==> flow/design.v <==
module i16_mul(
    input signed [15:0] A,
    input signed [15:0] B,
    output signed [31:0] P
);
assign P = A * B;
endmodule
module i18_mul(
    input signed [17:0] A,
    input signed [15:0] B_coef,
    output signed [33:0] P
);
assign P = A * B_coef;
endmodule
module i36_acc(
    input signed [33:0] A,
    input signed [31:0] B,
    input signed [35:0] _Z,
    output signed [35:0] S
);
wire signed [35:0] A_ext = {{2{A[33]}}, A};
wire signed [35:0] B_ext = {{4{B[31]}}, B};
assign S = A_ext + B_ext + _Z;
endmodule
module i36_delay(
    input CLK,
    input RST,
    input signed [35:0] STORE,
    output reg signed [35:0] READ
);
always @ (posedge CLK, negedge RST) begin
    if (!RST) begin
        READ <= 0;
    end else begin
        READ <= STORE;
    end
end
endmodule
module i36_trunc(
    input signed [35:0] A,
    output reg signed [15:0] B_sat,
    output reg signed [17:0] B
);
wire signed [35:0] shifted_inter = (A >>> 14);
wire signed [21:0] shifted = shifted_inter[21:0];
always @(*) begin
    B = $signed(shifted[17:0]);
    if (shifted > 22'sd32767) B_sat = 16'sd32767;
    else if (shifted < -22'sd32768) B_sat = -16'sd32768;
    else B_sat = $signed(shifted[15:0]);
end
endmodule
module i16_biquad(
    input CLK, RST,
    input unsigned [15:0] A,
    output signed [15:0] B,
    input signed [15:0] b_0,
    input signed [15:0] b_1,
    input signed [15:0] b_2,
    input signed [15:0] a_1,
    input signed [15:0] a_2
);
wire signed [17:0] feedback;
wire signed [31:0] P_b0;
wire signed [31:0] P_b1;
wire signed [31:0] P_b2;
wire signed [33:0] P_a1;
wire signed [33:0] P_a2;
wire signed [35:0] S_0;
wire signed [35:0] S_1;
wire signed [35:0] S_2;
wire signed [35:0] Z_0;
wire signed [35:0] Z_1;
i16_mul mul_b0(
    .A(A),
    .B(b_0),
    .P(P_b0)
);
i16_mul mul_b1(
    .A(A),
    .B(b_1),
    .P(P_b1)
);
i16_mul mul_b2(
    .A(A),
    .B(b_2),
    .P(P_b2)
);
i18_mul mul_a1(
    .A(feedback),
    .B_coef(a_1),
    .P(P_a1)
);
i18_mul mul_a2(
    .A(feedback),
    .B_coef(a_2),
    .P(P_a2)
);
i36_acc ACC_0(
    .A(P_a2),
    .B(P_b2),
    ._Z(36'sd0),
    .S(S_0)
);
i36_acc ACC_1(
    .A(P_a1),
    .B(P_b1),
    ._Z(Z_0),
    .S(S_1)
);
i36_acc ACC_2(
    .A(34'sd0),
    .B(P_b0),
    ._Z(Z_1),
    .S(S_2)
);
i36_delay DELAY_0(
    .CLK(CLK),
    .RST(RST),
    .STORE(S_0),
    .READ(Z_0)
);
i36_delay DELAY_1(
    .CLK(CLK),
    .RST(RST),
    .STORE(S_1),
    .READ(Z_1)
);
i36_trunc OUT(
    .A(S_2),
    .B(feedback),
    .B_sat(B)
);
endmodule
# From RTL to reports: i16_biquad
# Tool output for the design above before and after an edit, in the order of the flow.
# "before" refers to lines of the RTL above, "after" to lines of the edited file.
# "delta" is "after" less "before", of the values as shown; "change_rel_pct" is that difference over "before", in percent.
# Library cell names are shortened.
# Not given: --
# inputs
design,i16_biquad
clock_port,CLK
cell_library,sky130hd
pvt_corner,tt_025C_1v80

# Diff
# The edit as a unified diff against the file above.
# A script made this edit. It changes what the design does and was not meant as an optimisation.
# begin of diff
@@ -29,8 +29,6 @@
     output reg signed [35:0] READ
 );
-always @ (posedge CLK, negedge RST) begin
-    if (!RST) begin
-        READ <= 0;
-    end else begin
+always @ (posedge CLK) begin
+    begin
         READ <= STORE;
     end
# end of diff

# Elaborated design
# Counts by Yosys on the flattened word-level netlist (proc, flatten, opt, wreduce; memories kept). Register bits leave out memories and registers merged into their read ports (data or address); mux counts leave out enables and synchronous resets folded into registers. Print and check cells are left out. Cells with the same type and inputs are merged into one.
# bits
item,before,after,delta,change_rel_pct
input_bits,98,98,0,0.00
regBits,71,71,0,0.00
elab_cells,15,15,0,0.00
output_inout_bits,16,16,0,0.00
# op_classes
item,before,after,delta,change_rel_pct
mux,2,2,0,0.00
mul,5,5,0,0.00
n_cmp,2,2,0,0.00
add_sub_neg,4,4,0,0.00
# Operator kinds equal on both sides are left out: 8.

# Longest topological paths
# Depth = most cells in a row (Yosys ltp): at word level without a register or memory, in the mapped netlist without a sequential cell, where the memories' decode and read muxes count.
# logic_depth
item,before,after,delta,change_rel_pct
ltp_word,5,5,0,0.00
ABC_AREA,0,0,--,--
ltp_mapped,52,51,-1,-1.92
ltp_nobuf,50,49,-1,-2.00

# Netlist
# Source: synth_stat.txt of the flow (Yosys; design flattened, memories mapped). It holds for the ABC_AREA given above (unset counts as 0); a run with the other value may have another netlist.
# synth_totals
item,before,after,delta,change_rel_pct
synth_area_um2,57450.1,57128.5,-321.6,-0.56
cells,6004,6028,24,0.40
ffs,71,71,0,0.00
buf_cells,223,226,3,1.35
# types
type,before,after,delta,change_rel_pct
dfrtp_1,71,0,-71,-100.00
dfxtp_1,0,71,71,--
a21o_1,46,25,-21,-45.65
o21ai_0,24,44,20,83.33
nor3_1,5,18,13,260.00
a21oi_2,14,2,-12,-85.71
inv_1,1830,1822,-8,-0.44
o211ai_1,2,10,8,400.00
o21bai_1,18,11,-7,-38.89
xor2_1,27,33,6,22.22
nor2_1,51,55,4,7.84
nand4_1,10,6,-4,-40.00
o21ai_1,10,14,4,40.00
nand2_1,669,672,3,0.45
nand2b_1,45,48,3,6.67
o21a_1,13,10,-3,-23.08
nor3_2,3,0,-3,-100.00
a2111oi_0,0,3,3,--
# Cell types equal on both sides are left out: 17.
# The list need not be complete.
# The figures by module come from a second, unflattened synthesis with its own total; it is not the netlist above.
# hier_totals
item,before,after,delta,change_rel_pct
cells_unflattened,7025,7025,0,0.00
area_unflattened_um2,62627.6,62267.2,-360.4,-0.58
# Each row is one instance without its submodules.
# by_module_before
module,area_um2,cells,instances
i16_mul,10035.9,1126,3
i18_mul,10975.5,1251,2
i36_acc,2747.6,337,3
i36_delay,900.9,36,2
i36_trunc,520.5,61,1
i16_biquad,3.8,1,1
# by_module_after
module,area_um2,cells,instances
i16_mul,10035.9,1126,3
i18_mul,10975.5,1251,2
i36_acc,2747.6,337,3
i36_delay,720.7,36,2
i36_trunc,520.5,61,1
i16_biquad,3.8,1,1

# Worst setup path after synthesis
# OpenSTA on the mapped netlist: ideal clock, no wires. The path of least setup slack (recovery checks aside). Input and output delay are each 20% of the period. Register names are those of the netlist, which keeps one name where synthesis merged equal registers.
# synth_path
item,before,after,delta,change_rel_pct
path_type,input -> register,input -> register,--,--
start,input port A[15],input port A[15],--,--
end,register DELAY_1.READ[32],register DELAY_1.READ[35],--,--
path_buffers,3,2,-1,-33.33
stages,46,46,0,0.00
launch_ns,3.200,3.200,0.000,0.00
setup_time_ns,0.132,0.127,-0.005,--
period_ns,16.0,16.0,0.0,0.00
delay_ns,12.760,13.403,0.643,5.04
path_slack_ns,0.041,-0.603,-0.644,--
arrival_ns,15.828,16.476,0.648,4.09
input_delay_ns,3.200,3.200,0.000,0.00
period_less_setup_slack_ns,15.959,16.603,0.644,4.04
# "delay_ns" = arrival - input delay + setup time.
# "stages": output pins that drive a net of the path, with the launching flip-flop's if there is one; two outputs of one cell count as two.
# "period_less_setup_slack_ns" is the clock period less the worst setup slack; recovery checks do not enter. This is arithmetic on one report: input and output delays are still those of the set period (20% each).
# The rows between start and end are the longest chain of elaborated cells between them; the timing report does not say that the signal goes this way. Where chains are equally long, one stands for them.
# Each line given opens the expression or statement behind the cell; cells for indexed reads and writes are added by Yosys, which also makes memories of some case tables.
# synth_via_before
cell_sequence,clkbuf_1 -> clkbuf_1 -> nand2_1 -> fa_1 -> inv_1 -> fa_1 -> inv_1 -> fa_1 -> fa_1 -> inv_1 -> fa_1 -> inv_1 -> fa_1 -> inv_1 -> ha_1 -> clkbuf_1 -> a21o_1 -> a21oi_1 -> [... 10 more ...] -> inv_1 -> fa_1 -> inv_1 -> fa_1 -> inv_1 -> fa_1 -> inv_1 -> fa_1 -> inv_1 -> ha_1 -> a21o_1 -> a21o_1 -> a21oi_1 -> o21ai_1 -> a311o_1 -> a2111oi_2 -> nor3_1 -> xor2_1
elab_chain_len,5
cone_cells,6
lines_between,3
cone_classes,add/sub: 3; mul: 3
# synth_lines_before
item,line,rtl
from (decl),55,"input unsigned [15:0] A,"
16-bit by 16-bit multiplier with 32-bit output,6,assign P = A * B;
32-bit by 36-bit adder with 36-bit output,23,assign S = A_ext + B_ext + _Z;
18-bit by 16-bit multiplier with 34-bit output,13,assign P = A * B_coef;
34-bit by 32-bit adder with 35-bit output,23,
35-bit by 35-bit adder with 36-bit output,23,
to (assign),33,READ <= 0;
to (assign),35,READ <= STORE;
to (decl),29,output reg signed [35:0] READ
# synth_via_after
cell_sequence,clkbuf_1 -> clkbuf_1 -> nand2_1 -> fa_1 -> inv_1 -> fa_1 -> inv_1 -> fa_1 -> fa_1 -> fa_1 -> inv_1 -> fa_1 -> ha_1 -> a222oi_1 -> nand2_1 -> a311oi_1 -> a21boi_1 -> a41oi_2 -> [... 10 more ...] -> fa_1 -> inv_1 -> fa_1 -> inv_1 -> fa_1 -> inv_1 -> fa_1 -> inv_1 -> ha_1 -> a21o_1 -> a31o_2 -> or4_1 -> o211ai_1 -> a21oi_1 -> o22a_1 -> a21o_1 -> nor4_1 -> nor3_1
elab_chain_len,5
cone_cells,6
lines_between,3
cone_classes,add/sub: 3; mul: 3
# synth_lines_after
item,line,rtl
from (decl),53,"input unsigned [15:0] A,"
16-bit by 16-bit multiplier with 32-bit output,6,assign P = A * B;
32-bit by 36-bit adder with 36-bit output,23,assign S = A_ext + B_ext + _Z;
18-bit by 16-bit multiplier with 34-bit output,13,assign P = A * B_coef;
34-bit by 32-bit adder with 35-bit output,23,
35-bit by 35-bit adder with 36-bit output,23,
to (assign),33,READ <= STORE;
to (decl),29,output reg signed [35:0] READ

# Path in the finished layout
# From the final timing report of each run of set A: the path of least setup slack in the routed layout; clock arrival at registers is part of the times.
# layout_path
item,before,after,delta,change_rel_pct
path_type,input -> register,input -> register,--,--
start,input port b_0[2],input port b_0[2],--,--
end,register DELAY_1.READ[34],register DELAY_0.READ[32],--,--
setup_time_ns,0.08,0.12,0.04,--
path_buffers,10,8,-2,-20.00
input_delay_ns,3.20,3.20,0.00,0.00
arrival_ns,15.94,16.06,0.12,0.75
stages,49,51,2,4.08
path_slack_ns,0.36,0.20,-0.16,--
period_ns,16.0,16.0,0.0,0.00
launch_ns,3.20,3.20,0.00,0.00
# The rows between start and end are the longest chain of elaborated cells between them; the timing report does not say that the signal goes this way. Where chains are equally long, one stands for them.
# layout_via_before
cell_sequence,dlymetal6s2s_1 -> buf_12 -> buf_4 -> and2_2 -> fa_1 -> inv_1 -> fa_1 -> inv_1 -> fa_1 -> inv_1 -> fa_1 -> fa_1 -> fa_1 -> inv_1 -> ha_4 -> nand2_2 -> buf_4 -> o31a_1 -> [... 13 more ...] -> fa_1 -> fa_1 -> fa_1 -> inv_1 -> fa_1 -> fa_1 -> inv_1 -> fa_1 -> inv_1 -> ha_1 -> nand4_1 -> buf_4 -> buf_4 -> o21ai_4 -> a311o_1 -> a21oi_1 -> o31ai_1 -> xor2_1
elab_chain_len,5
cone_cells,5
lines_between,3
cone_classes,add/sub: 3; mul: 2
# layout_lines_before
item,line,rtl
from (decl),57,"input signed [15:0] b_0,"
16-bit by 16-bit multiplier with 32-bit output,6,assign P = A * B;
32-bit by 36-bit adder with 36-bit output,23,assign S = A_ext + B_ext + _Z;
18-bit by 16-bit multiplier with 34-bit output,13,assign P = A * B_coef;
34-bit by 32-bit adder with 35-bit output,23,
35-bit by 35-bit adder with 36-bit output,23,
to (assign),33,READ <= 0;
to (assign),35,READ <= STORE;
to (decl),29,output reg signed [35:0] READ
# layout_via_after
cell_sequence,buf_8 -> buf_12 -> and2_4 -> fa_2 -> fa_2 -> buf_6 -> fa_1 -> fa_1 -> fa_1 -> inv_2 -> fa_1 -> inv_2 -> ha_4 -> a21o_1 -> a21o_1 -> a2111oi_4 -> o311ai_4 -> buf_6 -> [... 15 more ...] -> fa_1 -> inv_2 -> fa_1 -> inv_1 -> fa_1 -> inv_2 -> fa_1 -> inv_2 -> ha_4 -> a21o_1 -> a21oi_2 -> o21ai_2 -> a221oi_2 -> buf_4 -> a21oi_4 -> a221o_1 -> o41ai_2 -> xnor2_1
elab_chain_len,4
cone_cells,4
lines_between,3
cone_classes,add/sub: 2; mul: 2
# layout_lines_after
item,line,rtl
from (decl),55,"input signed [15:0] b_0,"
16-bit by 16-bit multiplier with 32-bit output,6,assign P = A * B;
32-bit by 36-bit adder with 36-bit output,23,assign S = A_ext + B_ext + _Z;
18-bit by 16-bit multiplier with 34-bit output,13,assign P = A * B_coef;
34-bit by 32-bit adder with 35-bit output,23,
to (assign),33,READ <= STORE;
to (decl),29,output reg signed [35:0] READ

# Layout results
# Runs of the flow (Yosys, OpenROAD) on both versions; the two runs of a pair have the same settings. The constraints put input and output delay at 20% of the set period each and load the outputs with 0.01 pF.
# flow_settings_set_A
CORE_UTILIZATION,40
period_ns,16.0
CAP_MARGIN,20
CORE_MARGIN,2
SLEW_MARGIN,20
# results_set_A
item,before,after,delta,change_rel_pct
stdcell_area_um2,65395.2,65562.9,167.7,0.26
hold_worst_slack_ns,0.611,0.691,0.080,--
synthArea_um2,57450.1,57128.5,-321.6,-0.56
design.die.area_um2,146674.0,145859.0,-815.0,-0.56
achievedPeriod_ns,15.641,15.796,0.155,0.99
ws_setup_ns,0.359,0.204,-0.155,--
# flow_settings_set_B
ABC_AREA,0
CELL_PAD_IN_SITES_GLOBAL_PLACEMENT,1
CORE_ASPECT_RATIO,1.46
CORE_MARGIN,9
CORE_UTILIZATION,65
CTS_CLUSTER_DIAMETER,311
MAX_ROUTING_LAYER,met4
PLACE_DENSITY_LB_ADDON,0.02
SETUP_SLACK_MARGIN,5.0
period_ns,23.6
CAP_MARGIN,20
SLEW_MARGIN,20
# results_set_B
item,before,after,delta,change_rel_pct
stdcell_area_um2,60082.6,60060.1,-22.5,-0.04
hold_worst_slack_ns,0.726,0.658,-0.068,--
synthArea_um2,57450.1,57128.5,-321.6,-0.56
design.die.area_um2,99604.4,99078.1,-526.3,-0.53
achievedPeriod_ns,17.921,18.168,0.247,1.38
ws_setup_ns,5.679,5.432,-0.247,--
# "achievedPeriod_ns" is the run's clock period less its worst setup slack. It is reckoned from that one timing run; input and output delays stay at 20% of the period that was set.
